==> flow/design.v <==
module comparator_9(
	output	[7:0]		out, 
	input					clk, 
	input					ldFilter, 
	input		[1:0]		selFilter, 
	input		[7:0]		in1, 
	input		[7:0]		in2, 
	input		[7:0]		in3, 
	input		[7:0]		in4, 
	input		[7:0]		in5, 
	input		[7:0]		in6, 
	input		[7:0]		in7, 
	input		[7:0]		in8, 
	input		[7:0]		in9
); 
wire	[7:0] max11, max12, max13, max21, max22, max23, max3; 
wire 	[7:0] med11, med12, med13, med21, med22, med23, med3; 
wire	[7:0]	min11, min12, min13, min21, min22, min23, min3; 
wire			en1, en2, en3; 
assign en1 = (ldFilter == 1) && (selFilter == 1); 
assign en2 = (ldFilter == 1) && (selFilter == 2); 
assign en3 = (ldFilter == 1) && (selFilter == 3); 
comparator comp11(.max (max11), .med (med11), .min (min11), .clk (clk), .en (en1), .in_1 (in1), .in_2 (in2), .in_3 (in3)); 
comparator comp12(.max (max12), .med (med12), .min (min12), .clk (clk), .en (en1), .in_1 (in4), .in_2 (in5), .in_3 (in6));
comparator comp13(.max (max13), .med (med13), .min (min13), .clk (clk), .en (en1), .in_1 (in7), .in_2 (in8), .in_3 (in9));
comparator comp21(.max (max21), .med (med21), .min (min21), .clk (clk), .en (en2), .in_1 (max11), .in_2 (max12), .in_3 (max13));
comparator comp22(.max (max22), .med (med22), .min (min22), .clk (clk), .en (en2), .in_1 (med11), .in_2 (med12), .in_3 (med13));
comparator comp23(.max (max23), .med (med23), .min (min23), .clk (clk), .en (en2), .in_1 (min11), .in_2 (min12), .in_3 (min13));
comparator comp3(.max (max3), .med (med3), .min (min3), .clk (clk), .en (en3), .in_1 (min21), .in_2 (med22), .in_3 (max23));
assign out = med3; 
endmodule
module comparator(
	output reg	[7:0]	max, 
	output reg	[7:0]	med, 
	output reg	[7:0]	min,
	input					clk, 
	input					en, 
	input			[7:0]	in_1, 
	input			[7:0]	in_2, 
	input			[7:0]	in_3
);
always@(posedge clk)
begin
	if(en)
	begin
	  if((in_1 >= in_2) && (in_1 >= in_3) && (in_2 >= in_3)) begin max <= in_1; med <= in_2; min <= in_3; end 
	  else if((in_1 >= in_2) && (in_1 >= in_3) && (in_3 >= in_2)) begin max <= in_1; med <= in_3; min <= in_2; end
	  else if((in_2 >= in_1) && (in_2 >= in_3) && (in_1 >= in_3)) begin max <= in_2; med <= in_1; min <= in_3; end
	  else if((in_2 >= in_1) && (in_2 >= in_3) && (in_3 >= in_1)) begin max <= in_2; med <= in_3; min <= in_1; end
	  else if((in_3 >= in_1) && (in_3 >= in_2) && (in_1 >= in_2)) begin max <= in_3; med <= in_1; min <= in_2; end
	  else if((in_3 >= in_1) && (in_3 >= in_2) && (in_2 >= in_1)) begin max <= in_3; med <= in_2; min <= in_1; end
	end
end
endmodule
module CU(
	output reg				ldAddr, 
	output reg	[2:0]		selAddr, 
	output reg				ldImage, 
	output reg	[2:0]		selImage, 
	output reg				ldFilter, 
	output reg 	[1:0]		selFilter, 
	output reg				done,
	input						clk, 
	input						rst
); 
reg	[3:0]	state; 
parameter S0 = 4'b0000, S1 = 4'b0001, S2 = 4'b0010, S3 = 4'b0011, S4 = 4'b0100, 
  S5 = 4'b0101, S6 = 4'b0110, S7 = 4'b0111, S8 = 4'b1000; 
parameter LENGTH = 640, WIDTH = 480; 
always@(posedge clk or negedge rst)
begin 
	if(!rst)	begin 
	  state <= 0;
	  ldAddr <= 0;			selAddr <= 0; 
	  ldImage <= 0;		selImage <= 0; 
	  ldFilter <= 0;		selFilter <= 0;  
	  done <= 0;  
	end
	else
	begin
		  ldAddr <= 0;			selAddr <= 0; 
		  ldImage <= 0;		selImage <= 0; 
		  ldFilter <= 0;		selFilter <= 0;  
		  done <= 0; 
		  case(state)
		  S0: 	begin state <= S1; 	ldAddr <= 1; 	selAddr <= 1; 		end 
		  S1: 	begin state <= S2; 	ldAddr <= 1; 	selAddr <= 2;  ldImage <= 1; 	selImage <= 1; end
		  S2: 	begin state <= S3; 	ldAddr <= 1; 	selAddr <= 3;  ldImage <= 1; 	selImage <= 2; end
		  S3: 	begin state <= S4; 	ldAddr <= 1; 	selAddr <= 4;  ldImage <= 1; 	selImage <= 3; end
		  S4: 	begin state <= S5; 	ldAddr <= 1; 	selAddr <= 5;  ldImage <= 1; 	selImage <= 4; end
		  S5: 	begin state <= S6;   ldImage <= 1; 	selImage <= 5; end		  
		  S6: 	begin state <= S7; 	ldFilter <= 1; 	selFilter <= 1; 	end 
		  S7: 	begin state <= S8; 	ldFilter <= 1; 	selFilter <= 2; 	end
		  S8: 	begin state <= S0; 	ldFilter <= 1; 	selFilter <= 3;   done <= 1; 	end
        default: begin state <= S0; end
        endcase
	end
end
endmodule 
module DU(
	output 		[7:0]		out, 
	output reg	[18:0]	out_address, 
	output reg				out_valid, 
	output		[18:0]	address_a, 
	output		[18:0]	address_b, 
	input			[7:0]		q_a, 
	input			[7:0]		q_b, 
	input 					clk, 
	input						rst, 
	input						ldAddr, 
	input			[2:0]		selAddr, 
	input 					ldImage,  
	input 		[2:0] 	selImage, 
	input 					ldFilter, 
	input 		[1:0]		selFilter, 
	input                done 
); 
reg 	[18:0]	addr_a; 
reg	[18:0]	addr_b; 
reg 	[7:0] 	in1;  
reg 	[7:0] 	in2; 
reg 	[7:0] 	in3;
reg 	[7:0] 	in4;  
reg 	[7:0] 	in5;  
reg 	[7:0] 	in6;  
reg 	[7:0] 	in7;  
reg 	[7:0] 	in8;  
reg 	[7:0] 	in9;
reg [10:0] column;
reg [9:0] row;
reg [1:0] extra_bits;
reg				ldImage_d; 
reg	[2:0]		selImage_d; 
reg				ldFilter_d; 
reg	[1:0]		selFilter_d; 
parameter LENGTH = 480, WIDTH = 640; 
always@(posedge clk or negedge rst)
begin 
  if(!rst) begin 
    ldImage_d <= 0; selImage_d <= 0; 
    ldFilter_d <= 0; selFilter_d <= 0; 
    out_valid <= 0; 
  end 
  else begin 
    ldImage_d <= ldImage; selImage_d <= selImage; 
    ldFilter_d <= ldFilter; selFilter_d <= selFilter; 
    out_valid <= ldFilter_d && (selFilter_d == 3); 
  end 
end
always@(posedge clk or negedge rst)
begin 
  if(!rst) begin 
    column <= 0; row <= 0; 
  end 
  else if(done) begin 
    if(column == LENGTH - 1) 
	   begin column <= 0; row <= (row == WIDTH - 1) ? 10'd0 : row + 1; end 
	 else column <= column + 1; 
  end
end
always@(posedge clk)
begin 
  if(done) out_address <= LENGTH * row + column; 
end
always@(posedge clk or negedge rst) begin
  if(!rst) begin
    addr_a <= 0; addr_b <= 0;
  end
  else if(ldAddr) begin
  if(row > 0 && row < (WIDTH - 1) && column > 0 && column < (LENGTH - 1) ) begin
    case(selAddr)
    1: begin 	{extra_bits, addr_a} <= LENGTH * (row - 1) + column - 1 ; 	
	  			   {extra_bits, addr_b} <= LENGTH * (row - 1) + column; 	
		 end 
    2: begin 	{extra_bits, addr_a} <= LENGTH * (row - 1) + column + 1; 	
				   {extra_bits, addr_b} <= LENGTH * row + column - 1; 			
		 end
    3: begin 	{extra_bits, addr_a} <= LENGTH * row + column; 	
				   {extra_bits, addr_b} <= LENGTH * row + column + 1; 	
		 end
    4: begin 	{extra_bits, addr_a} <= LENGTH * (row + 1) + column - 1; 	
				   {extra_bits, addr_b} <= LENGTH * (row + 1) + column; 	
		 end
    5: begin 	{extra_bits, addr_a} <= LENGTH * (row + 1) + column + 1;
		 end
  endcase
  end
  else if ((row == 0) || (column == 0) || (column == (LENGTH-1)) || (row == (WIDTH-1) )) begin
    if(selAddr != 0)
    begin  {extra_bits, addr_a} <= LENGTH * row + column; 
			  {extra_bits, addr_b} <= LENGTH * row + column;
			  end
  end 
  end  
  end  
assign address_a = addr_a; 
assign address_b = addr_b; 
always@(posedge clk)
begin 
  if(ldImage_d) 
  begin 
    case(selImage_d)
	 1: begin in1 <= q_a; in2 <= q_b; end 
	 2: begin in3 <= q_a; in4 <= q_b; end
	 3: begin in5 <= q_a; in6 <= q_b; end
	 4: begin in7 <= q_a; in8 <= q_b; end
	 5: begin in9 <= q_a; end
    endcase 
  end 
end
comparator_9 comp(	
	.out				(out), 
	.clk				(clk), 
	.ldFilter		(ldFilter_d), 
	.selFilter		(selFilter_d), 
	.in1				(in1), 
	.in2				(in2), 
	.in3				(in3), 
	.in4				(in4), 
	.in5				(in5), 
	.in6				(in6), 
	.in7				(in7), 
	.in8				(in8), 
	.in9				(in9)
);
endmodule 
module medianFilter(
	output	[7:0]		out, 
	output 	[18:0]	out_address, 
	output				out_valid, 
	output	[18:0]	address_a, 
	output	[18:0]	address_b, 
	input		[7:0]		q_a, 
	input		[7:0]		q_b, 
	input					clk, 
	input 				rst
); 
wire 			ldAddr; 
wire			ldImage; 
wire 			ldFilter; 
wire 			done; 
wire	[2:0]	selAddr; 
wire 	[1:0]	selFilter; 
wire 	[2:0]	selImage; 
DU du(
	.out					(out), 
	.out_address		(out_address), 
	.out_valid			(out_valid), 
	.address_a			(address_a), 
	.address_b			(address_b), 
	.q_a					(q_a), 
	.q_b					(q_b), 
	.clk					(clk), 
	.rst					(rst), 
	.ldAddr				(ldAddr), 
	.selAddr				(selAddr), 
	.ldImage				(ldImage), 
	.selImage			(selImage), 
	.ldFilter			(ldFilter), 
	.selFilter			(selFilter), 
	.done             (done)
); 
CU	cu(
	.ldAddr				(ldAddr), 
	.selAddr				(selAddr), 
	.ldImage				(ldImage), 
	.selImage			(selImage), 
	.ldFilter			(ldFilter), 
	.selFilter			(selFilter), 
	.done					(done), 
	.clk					(clk), 
	.rst					(rst)
); 
endmodule 
--- tool output ---
From RTL to reports: medianFilter. Module medianFilter before and after one edit of its RTL, step after step. Lines under "original" count in the file above, lines under "edited" in the edited file. "difference" is "edited" less "original", of the values as shown; "rel. change" is that difference over "original", in percent. Library cell names are shortened. Not given: -

Design top: medianFilter. Clock: clk. Cell library: sky130hd. Library corner: tt_025C_1v80.

Edit of the RTL. The edit as a unified diff against the file above. The edit is scripted: it alters the design's behaviour and was not made to optimise anything.

```diff
@@ -227,5 +227,5 @@
 module medianFilter(
 	output	[7:0]		out, 
-	output 	[18:0]	out_address, 
+	output 	[18:0]	out_address_o, 
 	output				out_valid, 
 	output	[18:0]	address_a, 
@@ -236,4 +236,8 @@
 	input 				rst
 ); 
+wire [18:0] out_address;
+reg [18:0] out_address_r;
+always @(posedge clk) out_address_r <= out_address;
+assign out_address_o = out_address_r;
 wire 			ldAddr; 
 wire			ldImage; 
```

Word level. Yosys after proc, flatten, opt, wreduce and memory -nomap, before mapping. Memory bits, and registers merged into a memory's read port (data or address), are not among the register bits. Print and check cells are not counted. Equal cells are merged and count once.

Storage and ports: register bits after elaboration (original 278, edited 297, difference +19, rel. change +6.83%); latch bits (original 0, edited 0, difference 0); RAM bits (original 0, edited 0, difference 0); bits in read-only memories (original 0, edited 0, difference 0); word width x clocked read ports (original 0, edited 0, difference 0); memories (original 0, edited 0, difference 0); input port bits (original 18, edited 18, difference 0, rel. change 0.00%); word-level cells (original 323, edited 324, difference +1, rel. change +0.31%).

Operators by class: add/sub/neg operators (original 12, edited 12, difference 0, rel. change 0.00%); multiply operators (original 3, edited 3, difference 0, rel. change 0.00%); divide/modulo/power cells (original 0, edited 0, difference 0); order comparisons (original 46, edited 46, difference 0, rel. change 0.00%); eq/ne operators (original 25, edited 25, difference 0, rel. change 0.00%); shift-type cells (original 0, edited 0, difference 0); muxes and demuxes (original 94, edited 94, difference 0, rel. change 0.00%); bitwise gates (word level) (original 0, edited 0, difference 0); reductions and logical operators (original 103, edited 103, difference 0, rel. change 0.00%).

Operator list: 8-bit two-way mux (original 78, edited 78, difference 0, rel. change 0.00%); 1-bit logical AND (original 69, edited 69, difference 0, rel. change 0.00%); 8-bit greater-or-equal comparator (original 42, edited 42, difference 0, rel. change 0.00%); 2-bit AND reduction (original 13, edited 13, difference 0, rel. change 0.00%); 6-bit nonzero test (original 7, edited 7, difference 0, rel. change 0.00%); 3-bit by 2-bit == test with 1-bit output (second input constant) (original 4, edited 4, difference 0, rel. change 0.00%); 3-bit == test (second input constant) (original 4, edited 4, difference 0, rel. change 0.00%); 4-bit by 3-bit == test with 1-bit output (second input constant) (original 4, edited 4, difference 0, rel. change 0.00%); 1-bit two-way mux (original 4, edited 4, difference 0, rel. change 0.00%); 19-bit two-way mux (original 4, edited 4, difference 0, rel. change 0.00%); 19-bit by 1-bit adder with 19-bit output (second input constant) (original 3, edited 3, difference 0, rel. change 0.00%); 19-bit by 11-bit adder with 19-bit output (original 3, edited 3, difference 0, rel. change 0.00%); 1-bit logical OR (original 3, edited 3, difference 0, rel. change 0.00%); 19-bit by 1-bit subtractor with 19-bit output (second input constant) (original 3, edited 3, difference 0, rel. change 0.00%); 2-bit == test (second input constant) (original 2, edited 2, difference 0, rel. change 0.00%); 3-bit by 1-bit == test with 1-bit output (second input constant) (original 2, edited 2, difference 0, rel. change 0.00%); 4-bit by 2-bit == test with 1-bit output (second input constant) (original 2, edited 2, difference 0, rel. change 0.00%); 3-bit parallel mux with 5-bit select (original 2, edited 2, difference 0, rel. change 0.00%); 4-bit AND reduction (original 2, edited 2, difference 0, rel. change 0.00%); 2-bit nonzero test (original 2, edited 2, difference 0, rel. change 0.00%); 5-bit OR reduction (original 2, edited 2, difference 0, rel. change 0.00%); 10-bit by 1-bit adder with 11-bit output (second input constant) (original 1, edited 1, difference 0, rel. change 0.00%); 11-bit by 1-bit adder with 11-bit output (second input constant) (original 1, edited 1, difference 0, rel. change 0.00%); 10-bit == test (second input constant) (original 1, edited 1, difference 0, rel. change 0.00%); 11-bit by 9-bit == test with 1-bit output (second input constant) (original 1, edited 1, difference 0, rel. change 0.00%); 2-bit by 1-bit == test with 1-bit output (second input constant) (original 1, edited 1, difference 0, rel. change 0.00%); 4-bit by 1-bit == test with 1-bit output (second input constant) (original 1, edited 1, difference 0, rel. change 0.00%); 4-bit == test (second input constant) (original 1, edited 1, difference 0, rel. change 0.00%).

The list need not be complete.

Logic depth. Yosys ltp: most cells in a row. Word level: on the elaborated netlist, between registers, memories and ports. Mapped: between sequential cells and ports; inverters and the memories' decode and read muxes count.

Logic depth: word-level depth (original 9, edited 9, difference 0, rel. change 0.00%); ABC_AREA (original 0, edited 0); mapped depth (original 25, edited 25, difference 0, rel. change 0.00%); depth with buffers taken out (original 24, edited 24, difference 0, rel. change 0.00%).

Mapped cells and area. The flow's flattened synthesis, as Yosys stat reports it; memories are mapped. The netlist is that of the ABC_AREA named above (0 if unset); the other value can give another one.

Cell types: nor2_1 (original 188, edited 224, difference +36, rel. change +19.15%); nand2_1 (original 153, edited 175, difference +22, rel. change +14.38%); nor3_1 (original 38, edited 58, difference +20, rel. change +52.63%); a22oi_1 (original 7, edited 27, difference +20, rel. change +285.71%); dfxtp_1 (original 0, edited 19, difference +19); a21oi_1 (original 180, edited 164, difference -16, rel. change -8.89%); a221oi_1 (original 4, edited 14, difference +10, rel. change +250.00%); a21o_1 (original 49, edited 57, difference +8, rel. change +16.33%); o221ai_1 (original 11, edited 3, difference -8, rel. change -72.73%); o21ai_1 (original 10, edited 2, difference -8, rel. change -80.00%); o21ai_0 (original 175, edited 168, difference -7, rel. change -4.00%); o31ai_1 (original 16, edited 23, difference +7, rel. change +43.75%); nor4_1 (original 8, edited 15, difference +7, rel. change +87.50%); mux2_2 (original 7, edited 0, difference -7, rel. change -100.00%); clkbuf_1 (original 52, edited 58, difference +6, rel. change +11.54%); nand2b_1 (original 47, edited 41, difference -6, rel. change -12.77%); a211oi_1 (original 17, edited 23, difference +6, rel. change +35.29%); mux2i_1 (original 48, edited 43, difference -5, rel. change -10.42%).

The list need not be complete.

Mapped netlist: standard cells after synthesis (original 2576, edited 2687, difference +111, rel. change +4.31%); cell area after synthesis (mm2) (original 0.0240806, edited 0.0247963, difference +0.0007157, rel. change +2.97%); sequential area (mm2) (original 0.008059, edited 0.0084393, difference +0.0003803, rel. change +4.72%); flip-flops (original 283, edited 302, difference +19, rel. change +6.71%).

The figures by module come from a second, unflattened synthesis with its own total; it is not the netlist above.

Unflattened totals: cells (unflattened synthesis) (original 3139, edited 3158, difference +19, rel. change +0.61%); area total of the unflattened synthesis (mm2) (original 0.029477, edited 0.0298574, difference +0.0003804, rel. change +1.29%).

Each row is one instance without its submodules.

Modules, original: comparator (times used 7, cells 253, area 0.0022872 mm2); DU (times used 1, cells 1333, area 0.0128398 mm2); CU (times used 1, cells 32, area 0.0006018 mm2); comparator_9 (times used 1, cells 3, area 0.000025 mm2); medianFilter (times used 1, cells 0, area 0 mm2).

Modules, edited: comparator (times used 7, cells 253, area 0.0022872 mm2); DU (times used 1, cells 1333, area 0.0128398 mm2); CU (times used 1, cells 32, area 0.0006018 mm2); medianFilter (times used 1, cells 19, area 0.0003804 mm2); comparator_9 (times used 1, cells 3, area 0.000025 mm2).

Path before layout. OpenSTA on the mapped netlist: ideal clock, no wires. The path of least setup slack (recovery checks aside). Input and output delay are each 20% of the period. Register names are those of the netlist, which keeps one name where synthesis merged equal registers.

Timing after synthesis: path kind (original flip-flop to flip-flop, edited flip-flop to flip-flop); start point (original register du.row[0], edited register du.row[0]); end point (original register du.addr_a[16], edited register du.addr_a[17]); period (ns) (original 7.0, edited 7.0, difference 0.0, rel. change 0.00%); setup time (ns) (original 0.080, edited 0.092, difference +0.012); arrival time (ns) (original 5.625, edited 5.874, difference +0.249, rel. change +4.43%); data required time (ns) (original 6.920, edited 6.908, difference -0.012, rel. change -0.17%); path slack (ns) (original 1.295, edited 1.034, difference -0.261); path delay (ns) (original 5.705, edited 5.966, difference +0.261, rel. change +4.57%); stages on the path (original 24, edited 24, difference 0, rel. change 0.00%); buffers on the path (original 1, edited 1, difference 0, rel. change 0.00%); period reached after synthesis (ns) (original 5.705, edited 5.966, difference +0.261, rel. change +4.57%).

"path delay" = arrival - input delay + setup time. "stages on the path": output pins that drive a net of the path, with the launching flip-flop's if there is one; two outputs of one cell count as two. "period reached after synthesis" = period - worst setup slack (recovery checks aside). The figure is calculated, with input and output delays left at 20% of the set period. The rows between start and end are the longest chain of elaborated cells between them; the timing report does not say that the signal goes this way. Where chains are equally long, one stands for them. A line is the first line of the expression or statement that the cell stems from. Yosys adds cells for indexed reads and writes and turns some case tables into memories.

On the way, after synthesis, original:
Cell sequence: dfrtp_1 clkbuf_1 inv_1 ha_1 xnor2_1 inv_1 ha_1 xor2_1 fa_1 inv_1 ha_1 a21oi_1 xnor2_1 ha_1 or2_2 o32a_1 a21boi_0 or3_1 and4_1 nand4_4 or4_1 a21oi_1 o311ai_1 a2bb2oi_1. Length of the longest elaborated chain: 6.

RTL lines, path after synthesis, original: start: declaration (RTL line 130) `reg [9:0] row;`; start: assignment (RTL line 153) `column <= 0; row <= 0;`; start: assignment (RTL line 157) `begin column <= 0; row <= (row == WIDTH - 1) ? 10'd0 : row + 1; end`; 10-bit by 1-bit adder with 11-bit output (RTL line 184) `5: begin {extra_bits, addr_a} <= LENGTH * (row + 1) + column + 1;`; 4-bit by 11-bit multiplier with 14-bit output (RTL line 184); 19-bit by 11-bit adder with 19-bit output (RTL line 184); 19-bit by 1-bit adder with 19-bit output (RTL line 184); 19-bit parallel mux with 5-bit select (RTL line 171) `case(selAddr)`; 19-bit two-way mux (RTL line 170) `if(row > 0 && row < (WIDTH - 1) && column > 0 && column < (LENGTH - 1) ) begin`; end: assignment (RTL line 167) `addr_a <= 0; addr_b <= 0;`; end: declaration (RTL line 118) `reg [18:0] addr_a;`.

On the way, after synthesis, edited:
Cell sequence: dfrtp_1 clkbuf_1 inv_1 ha_1 xnor2_1 inv_1 ha_1 xor2_1 fa_1 inv_1 ha_1 xnor2_1 ha_1 o21a_1 o31a_1 o21ai_0 a222oi_1 nand3_1 xnor2_2 mux2i_1 nand2_1 or4_1 and3_1 o31ai_2. Length of the longest elaborated chain: 6.

RTL lines, path after synthesis, edited: start: declaration (RTL line 130) `reg [9:0] row;`; start: assignment (RTL line 153) `column <= 0; row <= 0;`; start: assignment (RTL line 157) `begin column <= 0; row <= (row == WIDTH - 1) ? 10'd0 : row + 1; end`; 10-bit by 1-bit adder with 11-bit output (RTL line 184) `5: begin {extra_bits, addr_a} <= LENGTH * (row + 1) + column + 1;`; 4-bit by 11-bit multiplier with 14-bit output (RTL line 184); 19-bit by 11-bit adder with 19-bit output (RTL line 184); 19-bit by 1-bit adder with 19-bit output (RTL line 184); 19-bit parallel mux with 5-bit select (RTL line 171) `case(selAddr)`; 19-bit two-way mux (RTL line 170) `if(row > 0 && row < (WIDTH - 1) && column > 0 && column < (LENGTH - 1) ) begin`; end: assignment (RTL line 167) `addr_a <= 0; addr_b <= 0;`; end: declaration (RTL line 118) `reg [18:0] addr_a;`.

Path in the finished layout. Path of least setup slack in the final report of the runs of pair 1 (OpenROAD, finished layout, wires in). Where an end is a register, its clock arrival counts in the times.

Timing post-layout: path kind (original flip-flop to flip-flop, edited flip-flop to flip-flop); start point (original register du.row[3], edited register du.row[2]); end point (original register du.addr_a[16], edited register du.addr_a[18]); period (ns) (original 6.67, edited 6.67, difference 0.00, rel. change 0.00%); setup time (ns) (original 0.07, edited 0.10, difference +0.03); arrival time (ns) (original 6.64, edited 6.71, difference +0.07, rel. change +1.05%); data required time (ns) (original 7.15, edited 7.14, difference -0.01, rel. change -0.14%); path slack (ns) (original 0.52, edited 0.43, difference -0.09); stages on the path (original 22, edited 23, difference +1, rel. change +4.55%); buffers on the path (original 0, edited 0, difference 0).

The rows between start and end are the longest chain of elaborated cells between them; the timing report does not say that the signal goes this way. Where chains are equally long, one stands for them.

On the way, post-layout, original:
Cell sequence: dfrtp_1 inv_1 ha_1 nand2_1 xnor2_1 xnor2_1 xnor2_1 fa_1 inv_1 ha_1 xnor2_1 ha_1 or2_2 o32a_1 a21boi_0 or3_1 and4_1 nand4_4 or4_1 a21oi_1 o311ai_1 a2bb2oi_1. Length of the longest elaborated chain: 6.

RTL lines, path post-layout, original: start: declaration (RTL line 130) `reg [9:0] row;`; start: assignment (RTL line 153) `column <= 0; row <= 0;`; start: assignment (RTL line 157) `begin column <= 0; row <= (row == WIDTH - 1) ? 10'd0 : row + 1; end`; 10-bit by 1-bit adder with 11-bit output (RTL line 184) `5: begin {extra_bits, addr_a} <= LENGTH * (row + 1) + column + 1;`; 4-bit by 11-bit multiplier with 14-bit output (RTL line 184); 19-bit by 11-bit adder with 19-bit output (RTL line 184); 19-bit by 1-bit adder with 19-bit output (RTL line 184); 19-bit parallel mux with 5-bit select (RTL line 171) `case(selAddr)`; 19-bit two-way mux (RTL line 170) `if(row > 0 && row < (WIDTH - 1) && column > 0 && column < (LENGTH - 1) ) begin`; end: assignment (RTL line 167) `addr_a <= 0; addr_b <= 0;`; end: declaration (RTL line 118) `reg [18:0] addr_a;`.

On the way, post-layout, edited:
Cell sequence: dfrtp_1 ha_1 nand2_1 xnor2_1 xnor2_1 ha_1 inv_1 fa_1 inv_1 ha_1 o21a_1 a21oi_1 ha_1 or3b_2 a21oi_1 nor3_1 nand4_1 nor3_1 o211ai_1 a2111oi_2 xor2_1 nor2_1 o31ai_1. Length of the longest elaborated chain: 6.

RTL lines, path post-layout, edited: start: declaration (RTL line 130) `reg [9:0] row;`; start: assignment (RTL line 153) `column <= 0; row <= 0;`; start: assignment (RTL line 157) `begin column <= 0; row <= (row == WIDTH - 1) ? 10'd0 : row + 1; end`; 10-bit by 1-bit adder with 11-bit output (RTL line 184) `5: begin {extra_bits, addr_a} <= LENGTH * (row + 1) + column + 1;`; 4-bit by 11-bit multiplier with 14-bit output (RTL line 184); 19-bit by 11-bit adder with 19-bit output (RTL line 184); 19-bit by 1-bit adder with 19-bit output (RTL line 184); 19-bit parallel mux with 5-bit select (RTL line 171) `case(selAddr)`; 19-bit two-way mux (RTL line 170) `if(row > 0 && row < (WIDTH - 1) && column > 0 && column < (LENGTH - 1) ) begin`; end: assignment (RTL line 167) `addr_a <= 0; addr_b <= 0;`; end: declaration (RTL line 118) `reg [18:0] addr_a;`.

Flow runs. Both versions went through the flow (Yosys, OpenROAD) with the same settings in each pair. Constraints: input delay and output delay 20% of the set period each, output load 0.01 pF.

Flow settings, pair 1:
CORE_UTILIZATION: 40. PLACE_DENSITY: 0.6. The figure for period_ns is 6.67. The figure for CAP_MARGIN is 20. For CORE_MARGIN the number is 2. The entry for SLEW_MARGIN reads 20.

Measured results, pair 1: synthesis area (mm2) (original 0.0240806, edited 0.0247963, difference +0.0007157, rel. change +2.97%); die outline area (mm2) (original 0.0621804, edited 0.0639989, difference +0.0018185, rel. change +2.92%); standard-cell area after layout (mm2) (original 0.0271235, edited 0.0279731, difference +0.0008496, rel. change +3.13%); setup slack of the worst path (ns) (original 0.518, edited 0.428, difference -0.090); worst-case hold slack (ns) (original 0.347, edited 0.338, difference -0.009); power (W) (original 0.003844, edited 0.004047, difference +0.000203, rel. change +5.28%).

Flow settings, pair 2:
The figure for CAP_MARGIN is 30. For CORE_ASPECT_RATIO the number is 1.08. For CORE_MARGIN the number is 7. CORE_UTILIZATION: 54. The figure for GPL_ROUTABILITY_DRIVEN is 1. For GPL_TIMING_DRIVEN the number is 1. The entry for PLACE_DENSITY_LB_ADDON reads 0.28. For SETUP_SLACK_MARGIN the number is 1.71. The figure for period_ns is 7.11. The entry for SLEW_MARGIN reads 20.

Measured results, pair 2: synthesis area (mm2) (original 0.0240806, edited 0.0247963, difference +0.0007157, rel. change +2.97%); die outline area (mm2) (original 0.0507064, edited 0.0521202, difference +0.0014138, rel. change +2.79%); standard-cell area after layout (mm2) (original 0.028436, edited 0.0295796, difference +0.0011436, rel. change +4.02%); setup slack of the worst path (ns) (original 1.616, edited 1.601, difference -0.015); worst-case hold slack (ns) (original 0.348, edited 0.343, difference -0.005); power (W) (original 0.00344, edited 0.003737, difference +0.000297, rel. change +8.63%).

"power": no workload was simulated; the value follows from the tool's default switching activity.
--- end ---
